==> flow/design.v <==
module Final_AXI_to_APB_Bridge #(
    parameter AXI_ADDR_WIDTH    = 32,
    parameter AXI_DATA_WIDTH    = 32,
    parameter AXI_MAX_BURST_LEN = 8,
    parameter AXI_BURST_WIDTH   = 2,
    parameter AXI_SIZE_WIDTH    = 3,
    parameter APB_ADDR_WIDTH    = 32,
    parameter APB_DATA_WIDTH    = 32
)(
    input  [AXI_ADDR_WIDTH-1:0]    AWADDR,
    input  [AXI_BURST_WIDTH-1:0]   AWBURST,
    input  [AXI_MAX_BURST_LEN-1:0] AWLEN,
    input                          AWVALID,
    output                         AWREADY,
    input  [AXI_ADDR_WIDTH-1:0]    ARADDR,
    input  [AXI_BURST_WIDTH-1:0]   ARBURST,
    input  [AXI_MAX_BURST_LEN-1:0] ARLEN,
    input                          ARVALID,
    output                         ARREADY,
    input  [AXI_DATA_WIDTH-1:0]    WDATA,
    input                          WVALID,
    input                          WLAST,
    input  [AXI_DATA_WIDTH/8-1:0]  WSTRB,
    output                         WREADY,
    output [AXI_DATA_WIDTH-1:0]    RDATA,
    output [1:0]                   RRESP,
    output                         RVALID,
    output                         RLAST,
    input                          RREADY,
    output [1:0]                   BRESP,
    output                         BVALID,
    input                          BREADY,
    input                          ACLK,
    input                          ARESETn,
    output [APB_ADDR_WIDTH-1:0]    PADDR,
    output                         PWRITE,
    output                         PSEL1,
    output                         PSEL2,
    output                         PSEL3,
    output                         PSEL4,
    output                         PENABLE,
    output [APB_DATA_WIDTH-1:0]    PWDATA,
    input  [APB_DATA_WIDTH-1:0]    PRDATA,
    input                          PREADY
);
    localparam [12:0] IDLE_WRITE        = 13'b0000000000001;
    localparam [12:0] READ_SETUP_M      = 13'b0000000000010;
    localparam [12:0] READ_SETUP_S      = 13'b0000000000100;
    localparam [12:0] READ_ACCESS_S     = 13'b0000000001000;
    localparam [12:0] READ_PREACCESS_M  = 13'b0000000010000;
    localparam [12:0] READ_ACCESS_M     = 13'b0000000100000;
    localparam [12:0] WRITE_SETUP_M     = 13'b0000001000000;
    localparam [12:0] WRITE_PREACCESS_M = 13'b0000010000000;
    localparam [12:0] WRITE_ACCESS_M    = 13'b0000100000000;
    localparam [12:0] WRITE_TERMINATE   = 13'b0001000000000;
    localparam [12:0] WRITE_SETUP_S     = 13'b0010000000000;
    localparam [12:0] WRITE_ACCESS_S    = 13'b0100000000000;
    localparam [12:0] IDLE_READ         = 13'b1000000000000;
    localparam READ_PRIORITY  = 1'b0;
    localparam WRITE_PRIORITY = 1'b1;
    reg  [12:0] current_state_write, next_state_write;
    reg  [12:0] current_state_read,  next_state_read;
    reg         current_arbiter_state, next_arbiter_state;
    reg  [AXI_MAX_BURST_LEN:0] Length_Of_Burst_Subordinate_write, Length_Of_Burst_Subordinate_write_next;
    reg  [AXI_MAX_BURST_LEN:0] Length_Of_Burst_Manager_write,     Length_Of_Burst_Manager_write_next;
    reg  [AXI_ADDR_WIDTH-1:0]  Address_Hold_Reg_write,            Address_Hold_Reg_write_next;
    reg  [AXI_ADDR_WIDTH-1:0]  Memory_Aligner_write,              Memory_Aligner_write_next;
    reg  [AXI_DATA_WIDTH-1:0]  write_buf;         
    reg  [APB_DATA_WIDTH-1:0]  pwdata_q, pwdata_c;
    reg                        wen_q, wen_c;      
    reg  [AXI_MAX_BURST_LEN:0] Length_Of_Burst_Subordinate_read, Length_Of_Burst_Subordinate_read_next;
    reg  [AXI_MAX_BURST_LEN:0] Length_Of_Burst_Manager_read,     Length_Of_Burst_Manager_read_next;
    reg  [AXI_ADDR_WIDTH-1:0]  Address_Hold_Reg_read,            Address_Hold_Reg_read_next;
    reg  [APB_DATA_WIDTH-1:0]  read_buf;          
    reg  [AXI_DATA_WIDTH-1:0]  rdata_q, rdata_c;
    reg                        ren_q, ren_c;      
    reg                        last_q, last_c;
    always @(*) begin
        next_arbiter_state = current_arbiter_state;
        case (current_arbiter_state)
            WRITE_PRIORITY: if (AWVALID && !ARVALID) next_arbiter_state = READ_PRIORITY;
            READ_PRIORITY:  if (ARVALID && !AWVALID) next_arbiter_state = WRITE_PRIORITY;
        endcase
    end
    wire addr_conflict = (AWADDR == ARADDR) ||
                         ((AWADDR <= 50) && (ARADDR <= 50)) ||
                         ((AWADDR >= 51) && (ARADDR >= 51) && (AWADDR <= 10) && (ARADDR <= 100)) ||
                         ((AWADDR >= 101) && (ARADDR >= 101) && (AWADDR <= 150) && (ARADDR <= 150)) ||
                         ((AWADDR >= 151) && (ARADDR >= 151) && (AWADDR <= 200) && (ARADDR <= 200));
    always @(posedge ACLK or negedge ARESETn) begin
        if (!ARESETn) begin
            current_arbiter_state             <= WRITE_PRIORITY;
            current_state_write               <= IDLE_WRITE;
            current_state_read                <= IDLE_READ;
            Length_Of_Burst_Manager_read      <= 0;
            Length_Of_Burst_Subordinate_read  <= 0;
            Length_Of_Burst_Manager_write     <= 0;
            Length_Of_Burst_Subordinate_write <= 0;
            Address_Hold_Reg_write            <= 0;
            Address_Hold_Reg_read             <= 0;
            Memory_Aligner_write              <= 0;
            wen_q                             <= 1'b0;
            ren_q                             <= 1'b0;
            last_q                            <= 1'b0;
        end else begin
            current_arbiter_state <= next_arbiter_state;
            if (current_arbiter_state == WRITE_PRIORITY && addr_conflict)
                current_state_write <= IDLE_WRITE;
            else
                current_state_write <= next_state_write;
            current_state_read                <= next_state_read;
            Length_Of_Burst_Manager_read      <= Length_Of_Burst_Manager_read_next;
            Length_Of_Burst_Subordinate_read  <= Length_Of_Burst_Subordinate_read_next;
            Length_Of_Burst_Manager_write     <= Length_Of_Burst_Manager_write_next;
            Length_Of_Burst_Subordinate_write <= Length_Of_Burst_Subordinate_write_next;
            Address_Hold_Reg_write            <= Address_Hold_Reg_write_next;
            Address_Hold_Reg_read             <= Address_Hold_Reg_read_next;
            Memory_Aligner_write              <= Memory_Aligner_write_next;
            wen_q                             <= wen_c;
            ren_q                             <= ren_c;
            last_q                            <= last_c;
        end
    end
    always @(posedge ACLK) begin
        pwdata_q <= pwdata_c;
        rdata_q  <= rdata_c;
        if (current_state_write == WRITE_ACCESS_M && Length_Of_Burst_Manager_write != 0)
            write_buf <= WDATA;
        if (current_state_read == READ_ACCESS_S && Length_Of_Burst_Subordinate_read != 0)
            read_buf <= PRDATA;
    end
    always @(*) begin
        next_state_write                       = current_state_write;
        Address_Hold_Reg_write_next            = Address_Hold_Reg_write;
        Length_Of_Burst_Manager_write_next     = Length_Of_Burst_Manager_write;
        Length_Of_Burst_Subordinate_write_next = Length_Of_Burst_Subordinate_write;
        Memory_Aligner_write_next              = Memory_Aligner_write;
        pwdata_c                               = pwdata_q;
        wen_c                                  = wen_q;
        case (current_state_write)
            IDLE_WRITE: begin
                pwdata_c                               = 0;
                wen_c                                  = 1'b0;
                Address_Hold_Reg_write_next            = 0;
                Length_Of_Burst_Manager_write_next     = 0;
                Length_Of_Burst_Subordinate_write_next = 0;
                Memory_Aligner_write_next              = 0;
                next_state_write = AWVALID ? WRITE_SETUP_M : IDLE_WRITE;
            end
            WRITE_SETUP_M: begin
                if (AWVALID) begin
                    Address_Hold_Reg_write_next            = AWADDR;
                    Length_Of_Burst_Subordinate_write_next = AWLEN + 1;
                    Length_Of_Burst_Manager_write_next     = AWLEN + 1;
                    Memory_Aligner_write_next              = AWADDR;
                    next_state_write = WRITE_PREACCESS_M;
                end else
                    next_state_write = IDLE_WRITE;
            end
            WRITE_PREACCESS_M: begin
                next_state_write = WVALID ? WRITE_ACCESS_M : WRITE_PREACCESS_M;
            end
            WRITE_ACCESS_M: begin
                if (Length_Of_Burst_Manager_write != 0) begin
                    if (WLAST || Length_Of_Burst_Manager_write == 1)
                        next_state_write = WRITE_TERMINATE;
                    else
                        next_state_write = WRITE_SETUP_S;
                    case (AWBURST)
                        2'b00: Address_Hold_Reg_write_next = AWADDR;
                        2'b01: Address_Hold_Reg_write_next = Address_Hold_Reg_write + 4;
                        2'b10: begin
                            Address_Hold_Reg_write_next = Address_Hold_Reg_write + 4;
                            if (Address_Hold_Reg_write >= AWADDR + AWLEN*4)
                                Address_Hold_Reg_write_next = AWADDR;
                        end
                        default: Address_Hold_Reg_write_next = AWADDR;
                    endcase
                    Length_Of_Burst_Manager_write_next = Length_Of_Burst_Manager_write - 1;
                end else
                    next_state_write = WRITE_TERMINATE;
            end
            WRITE_TERMINATE: begin
                next_state_write = BREADY ? WRITE_SETUP_S : WRITE_TERMINATE;
            end
            WRITE_SETUP_S: begin
                next_state_write = WRITE_ACCESS_S;
                pwdata_c         = write_buf;
                wen_c            = 1'b1;
            end
            WRITE_ACCESS_S: begin
                if (PREADY && Length_Of_Burst_Subordinate_write != 0) begin
                    if (Length_Of_Burst_Subordinate_write == 1)
                        next_state_write = IDLE_WRITE;
                    else
                        next_state_write = WRITE_ACCESS_M;
                    case (AWBURST)
                        2'b01: Memory_Aligner_write_next = Memory_Aligner_write + 4;
                        2'b10: begin
                            Memory_Aligner_write_next = Memory_Aligner_write + 4;
                            if (Memory_Aligner_write >= AWADDR + AWLEN*2)
                                Memory_Aligner_write_next = AWADDR;
                        end
                        default: Memory_Aligner_write_next = Memory_Aligner_write;
                    endcase
                    Length_Of_Burst_Subordinate_write_next = Length_Of_Burst_Subordinate_write - 1;
                end
            end
            default: next_state_write = IDLE_WRITE;
        endcase
    end
    always @(*) begin
        next_state_read                       = current_state_read;
        Address_Hold_Reg_read_next            = Address_Hold_Reg_read;
        Length_Of_Burst_Subordinate_read_next = Length_Of_Burst_Subordinate_read;
        Length_Of_Burst_Manager_read_next     = Length_Of_Burst_Manager_read;
        rdata_c                               = rdata_q;
        ren_c                                 = ren_q;
        last_c                                = last_q;
        case (current_state_read)
            IDLE_READ: begin
                rdata_c                               = 0;
                ren_c                                 = ARVALID;
                last_c                                = 1'b0;
                Address_Hold_Reg_read_next            = 0;
                Length_Of_Burst_Subordinate_read_next = 0;
                Length_Of_Burst_Manager_read_next     = 0;
                next_state_read = ARVALID ? READ_SETUP_M : IDLE_READ;
            end
            READ_SETUP_M: begin
                if (ARVALID) begin
                    Address_Hold_Reg_read_next            = ARADDR;
                    Length_Of_Burst_Subordinate_read_next = ARLEN + 1;
                    Length_Of_Burst_Manager_read_next     = ARLEN + 1;
                    next_state_read = READ_SETUP_S;
                end else
                    next_state_read = IDLE_READ;
            end
            READ_SETUP_S: begin
                next_state_read = PREADY ? READ_ACCESS_S : READ_SETUP_S;
            end
            READ_ACCESS_S: begin
                if (Length_Of_Burst_Subordinate_read != 0) begin
                    case (ARBURST)
                        2'b01: Address_Hold_Reg_read_next = Address_Hold_Reg_read + 4;
                        2'b10: begin
                            Address_Hold_Reg_read_next = Address_Hold_Reg_read + 4;
                            if (Address_Hold_Reg_read >= ARADDR + ARLEN*2)
                                Address_Hold_Reg_read_next = ARADDR;
                        end
                        default: Address_Hold_Reg_read_next = Address_Hold_Reg_read;
                    endcase
                    Length_Of_Burst_Subordinate_read_next = Length_Of_Burst_Subordinate_read - 1;
                    next_state_read = READ_PREACCESS_M;
                end else
                    next_state_read = READ_ACCESS_M;
            end
            READ_PREACCESS_M: begin
                next_state_read = RREADY ? READ_ACCESS_M : READ_PREACCESS_M;
            end
            READ_ACCESS_M: begin
                if (Length_Of_Burst_Manager_read != 0) begin
                    if (Length_Of_Burst_Manager_read == 1) begin
                        last_c          = 1'b1;
                        next_state_read = IDLE_READ;
                    end else
                        next_state_read = READ_ACCESS_S;
                    rdata_c = read_buf;
                    Length_Of_Burst_Manager_read_next = Length_Of_Burst_Manager_read - 1;
                end else
                    next_state_read = IDLE_READ;
            end
            default: next_state_read = IDLE_READ;
        endcase
    end
    wire apb_active = (current_state_read  == READ_SETUP_S)  ||
                      (current_state_read  == READ_ACCESS_M) ||
                      (current_state_read  == READ_ACCESS_S) ||
                      (current_state_write == WRITE_SETUP_S) ||
                      (current_state_write == WRITE_ACCESS_S);
    wire sel_on = !last_c && apb_active;
    wire write_apb = (current_state_write == WRITE_ACCESS_S) || (current_state_write == WRITE_SETUP_S);
    assign ARREADY = (current_state_read == READ_SETUP_M);
    assign PADDR   = ((wen_c || (ren_c && write_apb)) && (current_state_read != READ_ACCESS_M)) ?
                     Memory_Aligner_write : Address_Hold_Reg_read;
    assign PSEL1   = sel_on && ((Address_Hold_Reg_write <= 50) || (Address_Hold_Reg_read <= 50));
    assign PSEL2   = sel_on && ((Address_Hold_Reg_write >= 51  && Address_Hold_Reg_write <= 100) ||
                                (Address_Hold_Reg_read  >= 51  && Address_Hold_Reg_read  <= 100));
    assign PSEL3   = sel_on && ((Address_Hold_Reg_write >= 101 && Address_Hold_Reg_write <= 150) ||
                                (Address_Hold_Reg_read  >= 101 && Address_Hold_Reg_read  <= 150));
    assign PSEL4   = sel_on && ((Address_Hold_Reg_write >= 151 && Address_Hold_Reg_write <= 200) ||
                                (Address_Hold_Reg_read  >= 151 && Address_Hold_Reg_read  <= 200));
    assign PWRITE  = write_apb;
    assign PENABLE = (current_state_read == READ_ACCESS_S) || (current_state_write == WRITE_ACCESS_S);
    assign PWDATA  = pwdata_c;
    assign RDATA   = rdata_c;
    assign RRESP   = last_c ? 2'd0 : 2'd1;
    assign RLAST   = (RRESP != 2'd0) && last_c && RREADY;
    assign RVALID  = (current_state_read == READ_ACCESS_M);
    assign AWREADY = (current_state_write == WRITE_SETUP_M);
    assign WREADY  = (current_state_write == WRITE_ACCESS_M);
    assign BVALID  = (current_state_write == WRITE_TERMINATE);
    assign BRESP   = (current_state_write == WRITE_TERMINATE) ? 2'd0 : 2'd1;
endmodule
# == From RTL to reports: Final_AXI_to_APB_Bridge ==
# Module Final_AXI_to_APB_Bridge before and after one edit of its RTL, step after step.
# Lines under "before" count in the file above, lines under "after" in the edited file.
# "delta" is "after" less "before", of the values as shown.
# Operators: Yosys type, input widths -> output width; for muxes data width and select width s.
# Cell names lack the library's common part.
# Not given: --
# design
top_module,Final_AXI_to_APB_Bridge
clock,ACLK
library,sky130hd
pvt_corner,tt_025C_1v80

# == Diff ==
# Unified diff, file above to edited file.
# This change comes from a script, not from a designer. No optimisation was intended, and the edited design may behave differently.
# begin of diff
@@ -3,5 +3,5 @@
     parameter AXI_DATA_WIDTH    = 32,
     parameter AXI_MAX_BURST_LEN = 8,
-    parameter AXI_BURST_WIDTH   = 2,
+    parameter AXI_BURST_WIDTH   = 3,
     parameter AXI_SIZE_WIDTH    = 3,
     parameter APB_ADDR_WIDTH    = 32,
# end of diff

# == Elaborated design ==
# Yosys after proc, flatten, opt, wreduce and memory -nomap, before mapping. Memory bits, and registers merged into a memory's read port (data or address), are not among the register bits. Print and check cells are not counted. Equal cells are merged and count once.
# word_totals
item,before,after,delta
ff_bits,290,290,0
output_inout_bits,112,112,0
elab_cells,213,213,0
# op_classes
item,before,after,delta
n_addsub,12,12,0
n_cmp,31,31,0
eq_ne,31,31,0
mux,56,56,0
bitwise,1,1,0
n_reduce_logical,65,65,0
# ops
operator,before,after,delta
$eq 2x1->1 const B,2,0,-2
$eq 2x2->1 const B,2,0,-2
$eq 3x1->1 const B,0,2,2
$eq 3x2->1 const B,0,2,2
# Operator kinds equal on both sides are left out: 55.

# == Longest topological paths ==
# Depth = most cells in a row (Yosys ltp): at word level without a register or memory, in the mapped netlist without a sequential cell, where the memories' decode and read muxes count.
# depth
item,before,after,delta
ltp_word,9,9,0
ABC_AREA,0,0,--
mapped_depth,21,21,0
depth_no_buf,19,19,0

# == Netlist ==
# The flow's flattened synthesis, as Yosys stat reports it; memories are mapped. The netlist is that of the ABC_AREA named above (0 if unset); the other value can give another one.
# synth_totals
item,before,after,delta
mapped_cells,2112,2145,33
synth_area_um2,19040.8,19097.1,56.3
seqArea_um2,6935.4,6935.4,0.0
flip_flops,277,277,0
buf_cells,127,132,5
# types
cell,before,after,delta
a21oi_1,108,130,22
nor2_1,128,146,18
nand2_1,228,212,-16
a21o_1,36,21,-15
buf_2,19,34,15
xnor2_1,81,94,13
xor2_1,64,53,-11
o21ai_0,97,107,10
nand3_1,94,104,10
nor4_1,37,47,10
a221oi_1,15,5,-10
a41o_1,11,1,-10
o211ai_1,7,17,10
and2_1,16,8,-8
nor3b_1,13,5,-8
o21bai_1,11,3,-8
a211o_1,6,14,8
nor3_1,76,83,7
# Cell types equal on both sides are left out: 13.
# Not every row of either side is listed.

# == Timing after synthesis ==
# Source: OpenSTA report_checks on the synthesized netlist (no wires, ideal clock, input and output delay 20% of the period each), path of least setup slack; recovery checks are left aside. Register names are those of the netlist, which keeps one name where synthesis merged equal registers.
# synth_timing
item,before,after,delta
path_kind,input to register,input to register,--
start,in ARADDR[1],in AWADDR[2],--
end,reg Address_Hold_Reg_read[23],reg Address_Hold_Reg_write[14],--
tclk_ns,6.0,6.0,0.0
in_delay_ns,1.200,1.200,0.000
t_first_pin_ns,1.200,1.200,0.000
arrival_ns,5.111,5.064,-0.047
required_ns,5.936,5.931,-0.005
slack_ns,0.825,0.867,0.042
delay_ns,3.975,3.933,-0.042
driving_pins,21,21,0
n_path_buf,2,2,0
period_less_setup_slack_ns,5.175,5.133,-0.042
# "delay_ns" = arrival - input delay + setup time.
# "driving_pins": output pins that drive a net of the path, with the launching flip-flop's if there is one; two outputs of one cell count as two.
# "period_less_setup_slack_ns" = period - worst setup slack (recovery checks aside). The figure is calculated, with input and output delays left at 20% of the set period.
# Between the ends stands the longest chain of elaborated cells between them, by number of cells; it is not shown to be the way that was timed. Of several equally long chains one is given.
# Each line given opens the expression or statement behind the cell; cells for indexed reads and writes are added by Yosys, which also makes memories of some case tables.
# synth_via_before
cell_sequence,ha_1 > fa_1 > a21o_1 > a21oi_1 > o21bai_1 > a21oi_1 > o21ai_0 > and2_1 > clkbuf_1 > nand2_1 > xor2_1 > ha_1 > a21o_1 > a21o_1 > a221oi_1 > o32ai_1 > a211oi_2 > nand2_1 > buf_2 > o311ai_1 > a21o_1
elab_chain_cells,6
cells_between,6
lines_between,4
# synth_rtl_before
item,line_no,text
from (decl),15,"input  [AXI_ADDR_WIDTH-1:0]    ARADDR,"
$add 32x9->32,248,if (Address_Hold_Reg_read >= ARADDR + ARLEN*2)
$ge 32x32->1,248,
$mux 32,248,
$pmux 32 s2,244,case (ARBURST)
$mux 32,243,if (Length_Of_Burst_Subordinate_read != 0) begin
$pmux 32 s3,220,case (current_state_read)
to (assign),100,Address_Hold_Reg_read             <= 0;
to (assign),117,Address_Hold_Reg_read             <= Address_Hold_Reg_read_next;
to (decl),73,"reg  [AXI_ADDR_WIDTH-1:0]  Address_Hold_Reg_read,            Address_Hold_Reg_read_next;"
# synth_via_after
cell_sequence,ha_1 > fa_1 > a21oi_1 > nor2_1 > nor2_1 > nor2b_1 > o21a_1 > o41a_1 > clkbuf_1 > nand2_1 > xor2_1 > ha_1 > and3_1 > and4_4 > a221oi_2 > a31oi_1 > o21ai_2 > nand3_1 > buf_2 > or3_1 > nand3_1
elab_chain_cells,6
cells_between,6
lines_between,4
# synth_rtl_after
item,line_no,text
from (decl),10,"input  [AXI_ADDR_WIDTH-1:0]    AWADDR,"
$add 32x10->32,174,if (Address_Hold_Reg_write >= AWADDR + AWLEN*4)
$ge 32x32->1,174,
$mux 32,174,
$pmux 32 s2,169,case (AWBURST)
$mux 32,164,if (Length_Of_Burst_Manager_write != 0) begin
$pmux 32 s3,140,case (current_state_write)
to (assign),99,Address_Hold_Reg_write            <= 0;
to (assign),116,Address_Hold_Reg_write            <= Address_Hold_Reg_write_next;
to (decl),66,"reg  [AXI_ADDR_WIDTH-1:0]  Address_Hold_Reg_write,            Address_Hold_Reg_write_next;"

# == Timing after layout ==
# Path of least setup slack in the final report of each run of pair A (OpenROAD, finished layout, wires in). Where an end is a register, its clock arrival counts in the times.
# layout_timing
item,before,after,delta
path_kind,input to register,input to register,--
start,in AWADDR[2],in AWLEN[0],--
end,reg Address_Hold_Reg_write[1],reg Memory_Aligner_write[25],--
tclk_ns,6.0,6.0,0.0
in_delay_ns,1.20,1.20,0.00
t_first_pin_ns,1.20,1.20,0.00
arrival_ns,6.14,6.10,-0.04
required_ns,6.49,6.43,-0.06
slack_ns,0.35,0.32,-0.03
driving_pins,22,22,0
n_path_buf,4,3,-1
# Between the ends stands the longest chain of elaborated cells between them, by number of cells; it is not shown to be the way that was timed. Of several equally long chains one is given.
# layout_via_before
cell_sequence,clkdlybuf4s50_1 > ha_1 > fa_1 > a21o_1 > a21oi_1 > o21bai_1 > a21oi_1 > o21ai_1 > buf_4 > nand2_1 > buf_4 > nor2_1 > xnor2_1 > ha_1 > a2111oi_0 > o21ai_0 > o2111ai_1 > nand2_1 > o41ai_1 > buf_4 > o21ai_0 > o41ai_1
elab_chain_cells,6
cells_between,6
lines_between,4
# layout_rtl_before
item,line_no,text
from (decl),10,"input  [AXI_ADDR_WIDTH-1:0]    AWADDR,"
$add 32x10->32,174,if (Address_Hold_Reg_write >= AWADDR + AWLEN*4)
$ge 32x32->1,174,
$mux 32,174,
$pmux 32 s2,169,case (AWBURST)
$mux 32,164,if (Length_Of_Burst_Manager_write != 0) begin
$pmux 32 s3,140,case (current_state_write)
to (assign),99,Address_Hold_Reg_write            <= 0;
to (assign),116,Address_Hold_Reg_write            <= Address_Hold_Reg_write_next;
to (decl),66,"reg  [AXI_ADDR_WIDTH-1:0]  Address_Hold_Reg_write,            Address_Hold_Reg_write_next;"
# layout_via_after
cell_sequence,clkdlybuf4s50_1 > ha_1 > fa_1 > a21o_1 > a21oi_1 > nor2b_1 > o21a_1 > o41a_1 > nand2_1 > nor3_1 > xnor2_1 > ha_1 > nand4_1 > nor4_1 > buf_4 > o211ai_1 > a21oi_1 > a21oi_4 > nand2_1 > buf_4 > a21oi_1 > a221o_1
elab_chain_cells,6
cells_between,6
lines_between,4
# layout_rtl_after
item,line_no,text
from (decl),12,"input  [AXI_MAX_BURST_LEN-1:0] AWLEN,"
$add 32x9->32,201,if (Memory_Aligner_write >= AWADDR + AWLEN*2)
$ge 32x32->1,201,
$mux 32,201,
$pmux 32 s2,197,case (AWBURST)
$mux 32,192,if (PREADY && Length_Of_Burst_Subordinate_write != 0) begin
$pmux 32 s3,140,case (current_state_write)
to (assign),101,Memory_Aligner_write              <= 0;
to (assign),118,Memory_Aligner_write              <= Memory_Aligner_write_next;
to (decl),67,"reg  [AXI_ADDR_WIDTH-1:0]  Memory_Aligner_write,              Memory_Aligner_write_next;"

# == Flow runs ==
# Runs of the flow (Yosys, OpenROAD) on both versions; the two runs of a pair have the same settings. The constraints put input and output delay at 20% of the set period each and load the outputs with 0.01 pF.
# settings_pair_A
CORE_UTILIZATION,40
PLACE_DENSITY,0.6
period_ns,6.0
CAP_MARGIN,20
CORE_MARGIN,2
SLEW_MARGIN,20
# results_pair_A
item,before,after,delta
yosys_chip_area_um2,19040.8,19097.1,56.3
dieArea_um2,49364.0,49506.2,142.2
post_route_stdcell_area_um2,24038.1,24123.1,85.0
fin_util_pct,51.4,50.8,-0.6
worst_setup_slack_ns,0.352,0.325,-0.027
setup_tns_ns,0.000,0.000,0.000
worst_hold_slack_ns,0.468,0.469,0.001
total_power_mw,10.019,11.219,1.200
achievedPeriod_ns,5.648,5.675,0.027
# settings_pair_B
CELL_PAD_IN_SITES_DETAIL_PLACEMENT,1
CELL_PAD_IN_SITES_GLOBAL_PLACEMENT,1
CORE_MARGIN,6
CORE_UTILIZATION,18
CTS_CLUSTER_SIZE,42
GPL_ROUTABILITY_DRIVEN,1
HOLD_SLACK_MARGIN,0.24
MAX_ROUTING_LAYER,met5
MIN_ROUTING_LAYER,met2
SETUP_SLACK_MARGIN,0.86
SLEW_MARGIN,25
period_ns,4.66
CAP_MARGIN,20
# results_pair_B
item,before,after,delta
yosys_chip_area_um2,19040.8,19097.1,56.3
dieArea_um2,113731.0,114055.0,324.0
post_route_stdcell_area_um2,29445.7,28886.5,-559.2
fin_util_pct,28.2,27.7,-0.5
worst_setup_slack_ns,0.145,-0.001,-0.146
setup_tns_ns,0.000,-0.002,-0.002
total_power_mw,15.405,16.794,1.389
achievedPeriod_ns,4.515,4.661,0.146
# By "achievedPeriod_ns" is meant the clock period of the run minus its worst setup slack. This is arithmetic on one report: input and output delays are still those of the set period (20% each).
# By "total_power_mw" is meant OpenSTA's value without simulated activity: inputs other than the clock are taken to toggle once in ten clock periods, and the tool carries that through the logic.
